==> flow/design.v <==
module pwmblink(
    input  logic clk,
    input  logic rst,
    output logic RGB_R,
    output logic RGB_B,
    output logic RGB_G
);
    parameter CLKMAX = 12000000;  
    logic [31:0] counter;
    logic [8:0] x;  
    logic [7:0] sharktooth;  
    logic [7:0] red;
    logic [7:0] green;
    logic [7:0] blue;
    always_ff @(posedge clk) begin
        if (rst) begin
            counter <= 0;
            x <= 0;
            sharktooth <= 0;
        end else begin
        if (counter >= CLKMAX/360) begin
            counter <= 0;
            if (x >= 359) begin
                x <= 0;
            end
            else begin
                x <= x + 1;
            end
            end
        else begin
            counter <= counter + 1;
        end
        sharktooth <= sharktooth + 1;
        end
    end
    always_comb begin
        if(x < 60) begin
            green = 255*x/60;
            blue = 0;
            red  = 255;
        end else if (x < 120) begin
            green = 255;
            blue = 0;
            red  = 255 - 255*(x-60)/60;
        end else if (x < 180) begin
            green = 255;
            blue = 255*(x-120)/60;
            red  = 0;
        end else if (x < 240) begin
            green = 255 - 255*(x-180)/60;
            blue = 255;
            red  = 0;
        end else if (x < 300) begin
            green = 0;
            blue = 255;
            red  = 255*(x-240)/60;
        end else begin
            green = 0;
            blue = 255 - 255*(x-300)/60;
            red  = 255;
        end
    end
    assign {RGB_R, RGB_G, RGB_B} = {sharktooth < red, sharktooth < green, sharktooth < blue};
endmodule
Ticket comment

## From RTL to reports: pwmblink

Module pwmblink before and after one edit of its RTL, step after step.
"unedited" refers to lines of the RTL above, "edited" to lines of the edited file.
"difference": "edited" minus "unedited" as printed here. "rel. change": 100 x difference / "unedited".
Operators carry their Yosys type and port widths (W data, S select, Z words).
Library cell names are shortened.
A cell with n/a has no value.

| set-up | value |
|---|---|
| top module | pwmblink |
| clock input | clk |
| cell library | sky130hd |
| corner | tt_025C_1v80 |

## Edit of the RTL

The edit as a unified diff against the file above.
The edited RTL no longer does the same as the RTL above: the edit was made by script, with no optimisation intended.

```diff
@@ -10,5 +10,5 @@
     logic [8:0] x;  
     logic [7:0] sharktooth;  
-    logic [7:0] red;
+    logic [6:0] red;
     logic [7:0] green;
     logic [7:0] blue;
```

## After elaboration

Source: Yosys, flattened and elaborated, memories not mapped. Widths are those after wreduce. Registers that Yosys merges into a memory's read port (data or address) are not register bits. Print and check cells do not count. Equal cells are merged and count once.

Bit counts:

| element | unedited | edited | difference | rel. change (%) |
|---|---|---|---|---|
| elaborated cells | 52 | 52 | 0 | 0.00 |
| register bits after elaboration | 49 | 49 | 0 | 0.00 |
| bits of input ports | 2 | 2 | 0 | 0.00 |

Operators by class:

| element | unedited | edited | difference | rel. change (%) |
|---|---|---|---|---|
| $lt $le $gt $ge | 10 | 10 | 0 | 0.00 |
| multipliers | 6 | 6 | 0 | 0.00 |
| muxes and demuxes | 15 | 15 | 0 | 0.00 |
| $add $sub $neg | 11 | 11 | 0 | 0.00 |
| div/mod/pow operators | 6 | 6 | 0 | 0.00 |
| reduce/logical cells | 1 | 1 | 0 | 0.00 |

Operators by type and width:

| kind | unedited | edited | difference | rel. change (%) |
|---|---|---|---|---|
| $mux W8 | 14 | 9 | -5 | -35.71 |
| $mux W7 | 0 | 5 | +5 | n/a |
| $lt A8 B8 Y1 | 3 | 2 | -1 | -33.33 |
| $sub A8 B8 Y8 const A | 3 | 2 | -1 | -33.33 |
| $lt A8 B7 Y1 | 0 | 1 | +1 | n/a |
| $sub A7 B7 Y7 const A | 0 | 1 | +1 | n/a |

Operator kinds equal on both sides are left out: 18.

## Longest topological paths

Yosys ltp: most cells in a row. Word level: on the elaborated netlist, between registers, memories and ports. Mapped: between sequential cells and ports; inverters and the memories' decode and read muxes count.

Depth:

| element | unedited | edited | difference | rel. change (%) |
|---|---|---|---|---|
| word-level depth | 10 | 10 | 0 | 0.00 |
| ABC_AREA | 0 | 0 | n/a | n/a |
| depth in mapped cells | 56 | 56 | 0 | 0.00 |

## Mapped cells and area

Source: synth_stat.txt of the flow (Yosys; design flattened, memories mapped). It holds for the ABC_AREA given above (unset counts as 0); a run with the other value may have another netlist.

Cell types:

| cell type | unedited | edited | difference | rel. change (%) |
|---|---|---|---|---|
| nand3_1 | 55 | 39 | -16 | -29.09 |
| a21oi_1 | 144 | 132 | -12 | -8.33 |
| o21ai_1 | 8 | 20 | +12 | +150.00 |
| a211oi_1 | 43 | 32 | -11 | -25.58 |
| nand2_1 | 125 | 134 | +9 | +7.20 |
| a31oi_1 | 23 | 14 | -9 | -39.13 |
| a22o_1 | 10 | 1 | -9 | -90.00 |
| inv_1 | 428 | 420 | -8 | -1.87 |
| nor2_1 | 138 | 131 | -7 | -5.07 |
| clkbuf_1 | 45 | 38 | -7 | -15.56 |
| nor2b_1 | 7 | 14 | +7 | +100.00 |
| o221ai_1 | 12 | 6 | -6 | -50.00 |
| a21oi_2 | 0 | 6 | +6 | n/a |
| a21o_1 | 36 | 31 | -5 | -13.89 |
| and3_1 | 20 | 15 | -5 | -25.00 |
| nand2b_1 | 15 | 20 | +5 | +33.33 |
| buf_2 | 12 | 16 | +4 | +33.33 |
| a32oi_1 | 4 | 8 | +4 | +100.00 |

Cell types equal on both sides are left out: 21.
The list need not be complete.

Synthesis totals:

| element | unedited | edited | difference | rel. change (%) |
|---|---|---|---|---|
| synthesis area (mm²) | 0.0184302 | 0.0183964 | -0.0000338 | -0.18 |
| flip-flop cells | 49 | 49 | 0 | 0.00 |
| buffer cells | 66 | 60 | -6 | -9.09 |
| cell count | 2258 | 2231 | -27 | -1.20 |
| area of sequential cells (mm²) | 0.0009809 | 0.0009809 | 0.0000000 | 0.00 |

## Worst setup path after synthesis

OpenSTA on the mapped netlist: ideal clock, no wires. The path of least setup slack (recovery checks aside). Input and output delay are each 20% of the period. Register names are those of the netlist, which keeps one name where synthesis merged equal registers.

Path after synthesis:

| element | unedited | edited | difference | rel. change (%) |
|---|---|---|---|---|
| kind | register to output | register to output | n/a | n/a |
| start point | reg x[4] | reg x[4] | n/a | n/a |
| end point | out RGB_R | out RGB_G | n/a | n/a |
| stages | 52 | 53 | +1 | +1.92 |
| period (ns) | 40.0 | 40.0 | 0.0 | 0.00 |
| arrival time (ns) | 13.382 | 12.850 | -0.532 | -3.98 |
| launch time at the first pin (ns) | 0.000 | 0.000 | 0.000 | n/a |
| path delay (ns) | 13.382 | 12.850 | -0.532 | -3.98 |
| path slack (ns) | 18.618 | 19.150 | +0.532 | n/a |
| buffers on the path | 6 | 6 | 0 | 0.00 |
| external output delay (ns) | 8.000 | 8.000 | 0.000 | 0.00 |
| data required time (ns) | 32.000 | 32.000 | 0.000 | 0.00 |
| synthesis period reached (ns) | 21.382 | 20.85 | -0.532 | -2.49 |

"path delay" = arrival - input delay + setup time.
At an output port there is no setup time.
"stages": output pins that drive a net of the path, with the launching flip-flop's if there is one; two outputs of one cell count as two.
"synthesis period reached" is the clock period less the worst setup slack; recovery checks do not enter. This is arithmetic on one report: input and output delays are still those of the set period (20% each).
The rows between start and end are the longest chain of elaborated cells between them; the timing report does not say that the signal goes this way. Where chains are equally long, one stands for them.
A line is the first line of the expression or statement that the cell stems from. Yosys adds cells for indexed reads and writes and turns some case tables into memories.
A register here has more assigning lines than the two given.

| on the way, after synthesis, unedited | value |
|---|---|
| path through | dfxtp_1 > buf_1 > inv_1 > ha_1 > and2_1 > o211ai_4 > clkbuf_1 > and2_1 > clkbuf_1 > inv_1 > fa_1 > inv_1 > fa_1 > inv_1 > fa_1 > inv_1 > fa_1 > ha_1 > [... 16 more ...] > xnor2_1 > a21boi_1 > o2111a_1 > buf_4 > o211ai_1 > a22o_1 > a211oi_4 > nor2b_1 > a2bb2o_4 > or3_1 > buf_2 > o221a_1 > ha_1 > a21o_1 > a21oi_1 > nand2_1 > o31a_1 > a21oi_1 |
| length of the longest elaborated chain | 9 |
| elaborated cells between the ends (all ways) | 18 |
| classes of those cells | add/sub (3); mul (2); div (2); compare (6); mux (5) |

RTL lines, path after synthesis, unedited:

| element | line | RTL |
|---|---|---|
| start: declaration | 10 | `logic [8:0] x;` |
| start: assignment | 18 | `x <= 0;` |
| start: assignment | 27 | `x <= x + 1;` |
| $sub A9 B8 Y10 | 56 | `red  = 255*(x-240)/60;` |
| $mul A9 B10 Y19 | 56 |  |
| $div A32 B6 Y32 | 56 |  |
| $mux W8 | 53 | `end else if (x < 300) begin` |
| $mux W8 | 49 | `end else if (x < 240) begin` |
| $mux W8 | 45 | `end else if (x < 180) begin` |
| $mux W8 | 41 | `end else if (x < 120) begin` |
| $mux W8 | 37 | `if(x < 60) begin` |
| $lt A8 B8 Y1 | 63 | `assign {RGB_R, RGB_G, RGB_B} = {sharktooth < red, sharktooth < green, sharktooth < blue};` |
| end: declaration | 4 | `output logic RGB_R,` |

| on the way, after synthesis, edited | value |
|---|---|
| path through | dfxtp_1 > buf_2 > inv_1 > ha_1 > and2_1 > o211ai_1 > clkbuf_1 > clkbuf_1 > and2_1 > clkbuf_1 > inv_1 > fa_1 > inv_1 > fa_1 > fa_1 > inv_1 > fa_1 > inv_1 > [... 17 more ...] > or2_4 > o22ai_2 > nor3_1 > o31a_1 > or3_1 > buf_4 > mux2i_4 > o21ai_2 > a21oi_2 > xnor2_1 > a221oi_2 > a21oi_1 > a21o_1 > ha_1 > a21o_1 > a211o_1 > a31o_1 > a211oi_1 |
| length of the longest elaborated chain | 9 |
| elaborated cells between the ends (all ways) | 15 |
| classes of those cells | add/sub (2); mul (2); div (2); compare (5); mux (4) |

RTL lines, path after synthesis, edited:

| element | line | RTL |
|---|---|---|
| start: declaration | 10 | `logic [8:0] x;` |
| start: assignment | 18 | `x <= 0;` |
| start: assignment | 27 | `x <= x + 1;` |
| $sub A9 B8 Y10 | 50 | `green = 255 - 255*(x-180)/60;` |
| $mul A9 B10 Y19 | 50 |  |
| $div A32 B6 Y32 | 50 |  |
| $sub A8 B8 Y8 | 50 |  |
| $mux W8 | 49 | `end else if (x < 240) begin` |
| $mux W8 | 45 | `end else if (x < 180) begin` |
| $mux W8 | 41 | `end else if (x < 120) begin` |
| $mux W8 | 37 | `if(x < 60) begin` |
| $lt A8 B8 Y1 | 63 | `assign {RGB_R, RGB_G, RGB_B} = {sharktooth < red, sharktooth < green, sharktooth < blue};` |
| end: declaration | 6 | `output logic RGB_G` |

## Worst path after layout

Path of least setup slack in the final report of each run of set A (OpenROAD, finished layout, wires in). Where an end is a register, its clock arrival counts in the times.

Path post-layout:

| element | unedited | edited | difference | rel. change (%) |
|---|---|---|---|---|
| kind | register to output | register to output | n/a | n/a |
| start point | reg x[4] | reg x[7] | n/a | n/a |
| end point | out RGB_R | out RGB_G | n/a | n/a |
| path slack (ns) | 3.62 | 3.29 | -0.33 | n/a |
| external output delay (ns) | 4.84 | 4.84 | 0.00 | 0.00 |
| stages | 45 | 48 | +3 | +6.67 |
| arrival time (ns) | 15.74 | 16.07 | +0.33 | +2.10 |
| launch time at the first pin (ns) | 0.30 | 0.30 | 0.00 | 0.00 |
| period (ns) | 24.2 | 24.2 | 0.0 | 0.00 |
| buffers on the path | 1 | 1 | 0 | 0.00 |
| data required time (ns) | 19.36 | 19.36 | 0.00 | 0.00 |

The rows between start and end are the longest chain of elaborated cells between them; the timing report does not say that the signal goes this way. Where chains are equally long, one stands for them.
A register here has more assigning lines than the two given.

| on the way, post-layout, unedited | value |
|---|---|
| path through | dfxtp_1 > inv_1 > ha_1 > a21o_1 > a21oi_1 > xnor2_1 > inv_1 > fa_1 > inv_1 > fa_1 > inv_1 > fa_1 > inv_1 > fa_1 > ha_1 > or3_1 > o31ai_1 > o21ai_1 > [... 9 more ...] > mux2i_2 > xnor2_1 > a21boi_1 > o2111a_1 > o211ai_1 > a22o_1 > a211oi_4 > nor2b_1 > a2bb2o_4 > or3_1 > o221a_1 > ha_1 > a21o_1 > a21oi_1 > nand3_1 > a31o_2 > a21oi_1 > clkdlybuf4s50_1 |
| length of the longest elaborated chain | 9 |
| elaborated cells between the ends (all ways) | 18 |
| classes of those cells | add/sub (3); mul (2); div (2); compare (6); mux (5) |

RTL lines, path post-layout, unedited:

| element | line | RTL |
|---|---|---|
| start: declaration | 10 | `logic [8:0] x;` |
| start: assignment | 18 | `x <= 0;` |
| start: assignment | 27 | `x <= x + 1;` |
| $sub A9 B8 Y10 | 56 | `red  = 255*(x-240)/60;` |
| $mul A9 B10 Y19 | 56 |  |
| $div A32 B6 Y32 | 56 |  |
| $mux W8 | 53 | `end else if (x < 300) begin` |
| $mux W8 | 49 | `end else if (x < 240) begin` |
| $mux W8 | 45 | `end else if (x < 180) begin` |
| $mux W8 | 41 | `end else if (x < 120) begin` |
| $mux W8 | 37 | `if(x < 60) begin` |
| $lt A8 B8 Y1 | 63 | `assign {RGB_R, RGB_G, RGB_B} = {sharktooth < red, sharktooth < green, sharktooth < blue};` |
| end: declaration | 4 | `output logic RGB_R,` |

| on the way, post-layout, edited | value |
|---|---|
| path through | dfxtp_1 > inv_2 > ha_1 > and4_1 > nor3_1 > inv_1 > ha_1 > xnor2_1 > inv_1 > fa_1 > fa_1 > inv_1 > fa_1 > inv_1 > ha_1 > a2111oi_2 > o21ai_1 > a221oi_2 > [... 12 more ...] > or4b_1 > nand4_1 > o211ai_1 > a211oi_1 > or3_1 > mux2i_4 > o21ai_2 > a21oi_2 > xnor2_1 > a221oi_2 > a21oi_1 > a21o_1 > ha_1 > a21o_1 > a211o_1 > a31o_1 > a211oi_1 > clkdlybuf4s50_1 |
| length of the longest elaborated chain | 9 |
| elaborated cells between the ends (all ways) | 15 |
| classes of those cells | add/sub (2); mul (2); div (2); compare (5); mux (4) |

RTL lines, path post-layout, edited:

| element | line | RTL |
|---|---|---|
| start: declaration | 10 | `logic [8:0] x;` |
| start: assignment | 18 | `x <= 0;` |
| start: assignment | 27 | `x <= x + 1;` |
| $sub A9 B8 Y10 | 50 | `green = 255 - 255*(x-180)/60;` |
| $mul A9 B10 Y19 | 50 |  |
| $div A32 B6 Y32 | 50 |  |
| $sub A8 B8 Y8 | 50 |  |
| $mux W8 | 49 | `end else if (x < 240) begin` |
| $mux W8 | 45 | `end else if (x < 180) begin` |
| $mux W8 | 41 | `end else if (x < 120) begin` |
| $mux W8 | 37 | `if(x < 60) begin` |
| $lt A8 B8 Y1 | 63 | `assign {RGB_R, RGB_G, RGB_B} = {sharktooth < red, sharktooth < green, sharktooth < blue};` |
| end: declaration | 6 | `output logic RGB_G` |

## Flow runs

Both versions went through the flow (Yosys, OpenROAD) with the same settings in each pair. Constraints: input delay and output delay 20% of the set period each, output load 0.01 pF.

| flow settings, set A | value |
|---|---|
| CORE_UTILIZATION | 40 |
| period_ns | 24.2 |
| CAP_MARGIN | 20 |
| CORE_MARGIN | 2 |
| SLEW_MARGIN | 20 |

Measured results, set A:

| element | unedited | edited | difference | rel. change (%) |
|---|---|---|---|---|
| post-route worst hold slack (ns) | 0.477 | 0.487 | +0.010 | n/a |
| netlist area reported by Yosys (mm²) | 0.0184302 | 0.0183964 | -0.0000338 | -0.18 |
| total power of the final layout (W) | 0.000925 | 0.0009112 | -0.0000138 | -1.49 |
| overall die area (mm²) | 0.0478078 | 0.0477226 | -0.0000852 | -0.18 |
| setup slack of the worst path (ns) | 3.621 | 3.285 | -0.336 | n/a |
| total negative slack on setup checks (ns) | 0.000 | 0.000 | 0.000 | n/a |
| period achieved (ns) | 20.579 | 20.915 | +0.336 | +1.63 |
| standard-cell area after routing (mm²) | 0.0192998 | 0.0192847 | -0.0000151 | -0.08 |
| final design utilization (%) | 42.5 | 42.5 | 0.0 | n/a |

| flow settings, set B | value |
|---|---|
| CAP_MARGIN | 25 |
| CELL_PAD_IN_SITES_GLOBAL_PLACEMENT | 0 |
| CORE_MARGIN | 8 |
| CORE_UTILIZATION | 59 |
| MAX_ROUTING_LAYER | met5 |
| PLACE_DENSITY_LB_ADDON | 0.27 |
| period_ns | 15.0 |
| SLEW_MARGIN | 20 |

Measured results, set B:

| element | unedited | edited | difference | rel. change (%) |
|---|---|---|---|---|
| post-route worst hold slack (ns) | 0.490 | 0.492 | +0.002 | n/a |
| netlist area reported by Yosys (mm²) | 0.0184302 | 0.0183964 | -0.0000338 | -0.18 |
| total power of the final layout (W) | 0.002042 | 0.001883 | -0.000159 | -7.79 |
| overall die area (mm²) | 0.0371487 | 0.0370871 | -0.0000616 | -0.17 |
| setup slack of the worst path (ns) | -0.561 | -0.271 | +0.290 | n/a |
| total negative slack on setup checks (ns) | -1.585 | -0.580 | +1.005 | n/a |
| period achieved (ns) | 15.561 | 15.271 | -0.290 | -1.86 |
| standard-cell area after routing (mm²) | 0.0246536 | 0.0235538 | -0.0010998 | -4.46 |
| final design utilization (%) | 80.4 | 76.8 | -3.6 | n/a |

"period achieved" means the clock period less the worst setup slack. The figure is calculated, with input and output delays left at 20% of the set period.
"total power of the final layout" is the tool's figure for a default switching activity; nothing was simulated.
